==> flow/design.v <==
module FpCustomAddSub 
# (
	parameter	ManWidth	=	16,
	parameter	ExpWidth	=	6
)
(Rst_i,Clk_i,A_i,B_i,AddSub_i,Nd_i,Result_o,ResultValid_o);	
	function integer Log2;
	input integer value;
		begin
			Log2 = 0;
			while (value > 1) begin
				value   = value >> 1;
				Log2    = Log2 + 1;
			end
		end
	endfunction
	localparam	InOutWidth	=	1+ExpWidth+ManWidth;
	localparam	ExtManWidth	=	ManWidth+1;
	localparam	Stages	=	Log2(InOutWidth);
	input	Rst_i;
	input	Clk_i;
	input	[InOutWidth-1:0]	A_i;
	input	[InOutWidth-1:0]	B_i;
	input	AddSub_i;
	input	Nd_i;
	output	[InOutWidth-1:0]	Result_o;
	output	ResultValid_o;
	wire	signB	=	B_i[InOutWidth-1]^AddSub_i;
	wire	[InOutWidth-2:0]	absA	=	A_i[InOutWidth-2:0];
	wire	[InOutWidth-2:0]	absB	=	B_i[InOutWidth-2:0];
	reg		[InOutWidth-1:0]	muxA;
	reg		[InOutWidth-1:0]	muxB;
	reg	impliedA;
	reg	impliedB;
	reg	[InOutWidth-1:0]	muxAReg;
	reg	[InOutWidth-1:0]	muxBReg;
	reg	[ExpWidth-1:0]		expDiff;
	reg	addSubOrepation;
	wire	[ManWidth:0]	manA	=	{impliedA,	muxAReg[ManWidth-1:0]};
	wire	[ManWidth:0]	manB	=	{impliedB,	muxBReg[ManWidth-1:0]};
	reg	[ManWidth:0]	manANorm;
	reg	[ManWidth:0]	manBNorm;
	reg	addSubOrepationReg;
	reg	[ExtManWidth:0]	manSum;
	wire	[Stages-1:0]	distance;
	wire	[ExtManWidth+1:0]	dataArray	[0:Stages];
	wire	[Stages+1:0]	distanceR	=	{2'b00,distanceR1};
	reg		[ExtManWidth-1:0]	manSumReg;
	wire	[ExtManWidth-1:0]	normCMan	=	manSumReg	<<	distanceR1[Stages-1:0];	 
	reg	[ManWidth-1:0]	manC;
	reg	[ExpWidth-1:0]	expAPipe	[0:4];
	reg	[ExpWidth-1:0]	expC;
	reg	[4:0]	signC;
	reg	[8:0]	valid;
	assign  dataArray [0]	=	manSum;		
	assign	Result_o	=	{signC[4],expC,manC};
	assign	ResultValid_o	=	valid[4];
	always	@(*)	begin
		if	(absA<absB)	begin
			muxA	<=	{signB,absB};
			muxB	<=	{A_i[InOutWidth-1],absA};
		end	else	begin
			muxA	<=	{A_i[InOutWidth-1],absA};
			muxB	<=	{signB,absB};
		end 
	end
	always	@(posedge	Clk_i)	begin
		if	(muxA	[InOutWidth-2 -:ExpWidth]	==	8'h00)	begin	 
			impliedA	<=	1'b0;	 
		end	else	begin
			impliedA	<=	1'b1;	 
		end
		if	(muxB	[InOutWidth-2 -:ExpWidth]	==	8'h00)	begin	 
			impliedB	<=	1'b0;
		end	else	begin
			impliedB	<=	1'b1;
		end
		muxAReg	<=	muxA;
		muxBReg	<=	muxB;
		expDiff	<=	muxA[InOutWidth-2 -:ExpWidth]	-	muxB[InOutWidth-2 -:ExpWidth];	 
		addSubOrepation	<=	muxA[InOutWidth-1]	^	muxB[InOutWidth-1];	 
	end
	always	@(posedge	Clk_i)	begin
		manANorm	<=	manA;
		manBNorm	<=	manB	>>	expDiff;	 
		addSubOrepationReg <= addSubOrepation;
	end
	always	@(posedge	Clk_i)	begin
		if	(Rst_i)	begin
			manSum	<=	{ExtManWidth{1'b0}};
		end	else	if	(!addSubOrepationReg)	begin
			manSum	<=	{1'b0,	manANorm}	+	{1'b0,	manBNorm};
		end	else	begin
			manSum	<=	{1'b0,	manANorm}	-	{1'b0,	manBNorm};
		end
	end
	genvar	i;
	generate	
		for (i=0; i<Stages; i=i+1)	begin: searchMSB
			wire [ExtManWidth+1:0] dataIn;	
			wire [ExtManWidth+1:0] shitedDataOut;
			wire [ExtManWidth+1:0] dataOut;
			assign  dataIn = dataArray[i];
			wire    shiftDesired = ~|(dataIn[ExtManWidth+1:ExtManWidth+1-(1 << (Stages-1-i))]);
			assign  distance[(Stages-1-i)] = shiftDesired;		
			assign  shitedDataOut = dataIn << (1 << (Stages-1-i));	
			assign  dataOut = shiftDesired ? shitedDataOut : dataIn;	
			assign  dataArray[i+1] = dataOut;
		end
		reg	[Stages-1:0]	distanceR1;
		always	@(posedge	Clk_i)	begin
			distanceR1	<=	distance;
		end
	endgenerate	
	always	@(posedge	Clk_i)	begin
		manSumReg	<=	manSum	[ExtManWidth-1 -:ExtManWidth];
	end
	always	@(posedge	Clk_i)	begin
		if	(Rst_i)	begin
			manC	<=	{ManWidth{1'b0}};
		end	else	begin
			manC	<=	normCMan	[ExtManWidth-1 -:ManWidth];	 
		end
	end
	always	@(posedge	Clk_i)	begin	
		expAPipe[0]	<=	muxA[InOutWidth-2 -:ExpWidth];	 
		expAPipe[1]	<=	expAPipe[0];
		expAPipe[2]	<=	expAPipe[1];
		expAPipe[3]	<=	expAPipe[2];
		expAPipe[4]	<=	expAPipe[3];
	end
	always	@(posedge	Clk_i)	begin
		if	(&distanceR1)	begin
			expC	<=	{ExpWidth{1'b0}};
		end	else	begin
			if	(expAPipe[3]	>=	distanceR)	begin
				expC	<=	expAPipe[3]-distanceR+1;			 
			end	else	begin
				expC	<=	{{ExpWidth+1{1'b0}},1'b1};
			end
		end	
	end
	always	@(posedge	Clk_i)	begin
		signC	<=	{signC[3:0],	muxA[InOutWidth-1]};
	end
	always	@(posedge	Clk_i)	begin
		valid	<=	{valid[7:0],Nd_i};
	end	
endmodule
# Step by step through the tools: FpCustomAddSub
# The steps from the RTL of FpCustomAddSub to its reports follow in flow order.
# Lines are those of the file above, counted from 1.
# Operators: Yosys type, input widths -> output width; for muxes data width and select width s.
# Library cell names are shortened.
setup:
  top: "FpCustomAddSub"
  clk_port: "Clk_i"
  library: "sky130hd"
  lib_corner: "tt_025C_1v80"

# After elaboration
# Counts by Yosys on the flattened word-level netlist (proc, flatten, opt, wreduce). Print and check cells are left out. Cells with the same type and inputs are merged into one.
op_classes:
  cmp: 2
  reduce_and_logical: 12
  n_mux: 9
  shift: 2
  n_addsub: 5
  logic: 3
ops:
  columns: ["op", "count"]
  rows:
  - ["$mux 19", 3]
  - ["$mux 23", 2]
  - ["$lt 22x22->1", 1]
  - ["$add 17x17->18", 1]
  - ["$sub 17x17->18", 1]
  - ["$mux 18", 1]
  - ["$shl 17x4->17", 1]
  - ["$shr 17x6->17", 1]
  - ["$logic_not 6->1", 2]
  - ["$reduce_or 8->1", 1]
  - ["$add 6x2->6 const B", 1]
  - ["$sub 6x4->6", 1]
  - ["$ge 6x4->1", 1]
  - ["$sub 6x6->6", 1]
  - ["$reduce_or 5->1", 1]
  - ["$logic_not 1->1", 4]
  - ["$reduce_or 2->1", 2]
  - ["$reduce_and 4->1", 1]
  - ["$reduce_or 3->1", 1]
  - ["$mux 1", 3]
  - ["$xor 1x1->1", 2]
  - ["$not 1->1", 1]
word_totals:
  in_bits: 50
  output_inout_bits: 24
  word_cells: 54
  register_bits: 171

# Depth
# Yosys ltp: most cells in a row. Word level: on the elaborated netlist, between registers, memories and ports. Mapped: between sequential cells and ports; inverters and the memories' decode and read muxes count.
logic_depth:
  word_depth: 8
  abc_area: 1
  mapped_depth: 21
  mapped_depth_nobuf: 20

# Synthesis result
# Yosys stat after the flow's synthesis: flattened, memories mapped to cells. It holds for the ABC_AREA given above (unset counts as 0); a run with the other value may have another netlist.
# The area totals of this step are shown rounded.
mapped:
  n_buf: 29
  cells: 1014
  ffs: 171
  synth_area_mm2: 0.007674
types:
  columns: ["cell_type", "count", "area_total_um2"]
  rows:
  - ["dfxtp_1", 171, 3.42E+03]
  - ["nand2_1", 273, 1.02E+03]
  - ["ha_1", 52, 650.624]
  - ["o21ai_0", 111, 555.533]
  - ["inv_1", 117, 439.171]
  - ["a21oi_1", 61, 305.293]
  - ["nor2_1", 71, 266.506]
  - ["nand3_1", 43, 215.206]
  - ["xor2_1", 18, 157.651]
  - ["clkbuf_1", 25, 93.84]
  - ["fa_1", 3, 60.058]
  - ["nand4_1", 9, 56.304]
  - ["o31ai_1", 7, 52.55]
  - ["nor3_1", 9, 45.043]
  - ["mux2i_1", 3, 30.029]
  - ["a31oi_1", 3, 18.768]
  - ["or2_2", 3, 18.768]
  - ["nand3_4", 1, 17.517]
# Other cell types: 24; their cells: 34.

# Path before layout
# Path of least setup slack by OpenSTA after synthesis, without wires, with an ideal clock, recovery checks aside; 20% of the period is set as input and as output delay. Where synthesis merged equal registers, the netlist keeps one of their names.
synth_timing:
  path_type: "input port to flip-flop"
  start: "input B_i[20]"
  end: "register expDiff[4]"
  required_time_ns: 4.388
  launch_ns: 0.900
  delay_ns: 1.965
  path_buffers: 1
  driving_pins: 19
  setup_time_ns: 0.112
  clock_period_ns: 4.5
  setup_slack_ns: 1.634
  arrival_time_ns: 2.753
  period_less_setup_slack_ns: 2.866
# "delay_ns" is the arrival time less input delay plus setup time.
# "driving_pins": output pins that drive a net of the path, with the launching flip-flop's if there is one; two outputs of one cell count as two.
# "period_less_setup_slack_ns" is the clock period less the worst setup slack; recovery checks do not enter. This is arithmetic on one report: input and output delays are still those of the set period (20% each).
# Between the ends stands the longest chain of elaborated cells between them, by number of cells; it is not shown to be the way that was timed. Of several equally long chains one is given.
# A line is the first line of the expression or statement that the cell stems from. Yosys adds cells for indexed reads and writes and turns some case tables into memories.
synth_via:
  path_cell_list: "inv_1 -> ha_1 -> nand2_1 -> nor2_2 -> nand2_1 -> nor2_1 -> nand2_2 -> nand3_4 -> buf_6 -> nand2_1 -> o21ai_1 -> nand2_1 -> ha_1 -> inv_1 -> nand2_1 -> nand3_1 -> nand2_1 -> nand2_1 -> nand2_1"
  elab_chain_len: 3
  cells_between: 4
  cone_lines: 2
  cone_classes: "add/sub: 1; compare: 1; mux: 2"
synth_lines:
  columns: ["element", "line", "source"]
  rows:
  - ["from (decl)", 23, "input [InOutWidth-1:0] B_i;"]
  - ["$lt 22x22->1", 59, "if (absA<absB) begin"]
  - ["$mux 23", 59, null]
  - ["$sub 6x6->6", 80, "expDiff <= muxA[InOutWidth-2 -:ExpWidth] - muxB[InOutWidth-2 -:ExpWidth];"]
  - ["to (assign)", 80, null]
  - ["to (decl)", 37, "reg [ExpWidth-1:0] expDiff;"]

# Timing after layout
# From the final timing report of record 1: the path of least setup slack in the routed layout; clock arrival at registers is part of the times.
layout_timing:
  path_type: "flip-flop to flip-flop"
  start: "register manBNorm[1]"
  end: "register manSum[17]"
  setup_slack_ns: -0.43
  arrival_time_ns: 2.94
  setup_time_ns: 0.11
  path_buffers: 1
  required_time_ns: 2.51
  launch_ns: 0.42
  clock_period_ns: 2.19
  driving_pins: 18
# Between the ends stands the longest chain of elaborated cells between them, by number of cells; it is not shown to be the way that was timed. Of several equally long chains one is given.
# A register here has more assigning lines than the two given.
layout_via:
  path_cell_list: "dfxtp_2 -> inv_4 -> ha_4 -> nand3_4 -> nor3_4 -> nand2_2 -> inv_2 -> nand3_2 -> inv_2 -> a41oi_2 -> xor2_1 -> ha_1 -> inv_2 -> nor3_4 -> nand4_1 -> o221ai_2 -> buf_4 -> a21oi_1"
  elab_chain_len: 2
  cells_between: 3
  cone_lines: 3
  cone_classes: "add/sub: 2; mux: 1"
layout_lines:
  columns: ["element", "line", "source"]
  rows:
  - ["from (decl)", 42, "reg [ManWidth:0] manBNorm;"]
  - ["from (assign)", 85, "manBNorm <= manB >> expDiff;"]
  - ["$add 17x17->18", 92, "manSum <= {1'b0, manANorm} + {1'b0, manBNorm};"]
  - ["$mux 18", 91, "end else if (!addSubOrepationReg) begin"]
  - ["to (assign)", 92, null]
  - ["to (assign)", 94, "manSum <= {1'b0, manANorm} - {1'b0, manBNorm};"]
  - ["to (decl)", 44, "reg [ExtManWidth:0] manSum;"]

# Top module FpCustomAddSub; platform sky130hd; tools Yosys and OpenROAD; 4 stored runs in no particular order. Input and output delays are each 20% of the period that was set; the output load is 0.01 pF.
# "worstPathTime_ns": the worst setup path's part of the clock period (all of it between registers, 20% less for each end at a port) less its slack. A launch clock that arrives late makes it longer, a capture clock that arrives late makes it shorter.
# "power_total_mw" is the tool's figure for a default switching activity; nothing was simulated.
# The results are shown rounded.
runs:
  - name: "record 1"
    settings:
      ABC_AREA: 1
      CAP_MARGIN: 20
      CELL_PAD_IN_SITES_GLOBAL_PLACEMENT: 0
      CORE_ASPECT_RATIO: 0.99
      CORE_MARGIN: 4
      CORE_UTILIZATION: 42
      CTS_CLUSTER_SIZE: 40
      GPL_TIMING_DRIVEN: 1
      PLACE_DENSITY_LB_ADDON: 0.19
      SETUP_SLACK_MARGIN: -0.1
      TNS_END_PERCENT: 95
      period_ns: 2.19
      SLEW_MARGIN: 20
    results:
      holdWs_ns: 0.323
      finish.utilization_pct: 63.3
      worstPathTime_ns: 2.62
      path_kind: "flip-flop to flip-flop"
      worstSetupSlack_ns: -0.428
      tns_ns: -2.702
      die_mm2: 0.0205
      power_total_mw: 14.99
      ys_area_mm2: 0.007674
  - name: "record 2"
    settings:
      CAP_MARGIN: 0
      CELL_PAD_IN_SITES_DETAIL_PLACEMENT: 1
      CELL_PAD_IN_SITES_GLOBAL_PLACEMENT: 3
      CORE_UTILIZATION: 32
      GPL_TIMING_DRIVEN: 0
      HOLD_SLACK_MARGIN: 0.12
      MAX_ROUTING_LAYER: "met4"
      MIN_ROUTING_LAYER: "met2"
      PLACE_DENSITY_LB_ADDON: 0.17
      SETUP_SLACK_MARGIN: 0.03
      SLEW_MARGIN: 20
      period_ns: 4.01
      CORE_MARGIN: 2
    results:
      holdWs_ns: 0.324
      finish.utilization_pct: 40.5
      worstPathTime_ns: 3.08
      path_kind: "input port to flip-flop"
      worstSetupSlack_ns: 0.133
      tns_ns: 0.000
      die_mm2: 0.02522
      power_total_mw: 7.062
      ys_area_mm2: 0.00767
  - name: "record 3"
    settings:
      ABC_AREA: 1
      CELL_PAD_IN_SITES_DETAIL_PLACEMENT: 1
      CELL_PAD_IN_SITES_GLOBAL_PLACEMENT: 1
      CORE_MARGIN: 4
      CORE_UTILIZATION: 15
      CTS_CLUSTER_DIAMETER: 92
      CTS_CLUSTER_SIZE: 84
      GPL_ROUTABILITY_DRIVEN: 0
      MAX_ROUTING_LAYER: "met5"
      MIN_ROUTING_LAYER: "met1"
      PLACE_DENSITY_LB_ADDON: 0.03
      SLEW_MARGIN: 0
      TNS_END_PERCENT: 65
      period_ns: 2.65
      CAP_MARGIN: 20
    results:
      holdWs_ns: 0.326
      finish.utilization_pct: 22.5
      worstPathTime_ns: 2.60
      path_kind: "flip-flop to flip-flop"
      worstSetupSlack_ns: 0.054
      tns_ns: 0.000
      die_mm2: 0.05484
      power_total_mw: 12.34
      ys_area_mm2: 0.007674
  - name: "record 4"
    settings:
      ABC_AREA: 1
      CAP_MARGIN: 35
      CELL_PAD_IN_SITES_GLOBAL_PLACEMENT: 1
      CORE_MARGIN: 4
      CTS_CLUSTER_DIAMETER: 119
      CTS_CLUSTER_SIZE: 78
      GPL_TIMING_DRIVEN: 0
      HOLD_SLACK_MARGIN: 0.27
      MIN_ROUTING_LAYER: "met1"
      SETUP_SLACK_MARGIN: -0.28
      TNS_END_PERCENT: 75
      period_ns: 3.89
      CORE_UTILIZATION: 40
      SLEW_MARGIN: 20
    results:
      holdWs_ns: 0.322
      finish.utilization_pct: 49.5
      worstPathTime_ns: 2.34
      path_kind: "input port to flip-flop"
      worstSetupSlack_ns: 0.771
      tns_ns: 0.000
      die_mm2: 0.02146
      power_total_mw: 6.968
      ys_area_mm2: 0.007674
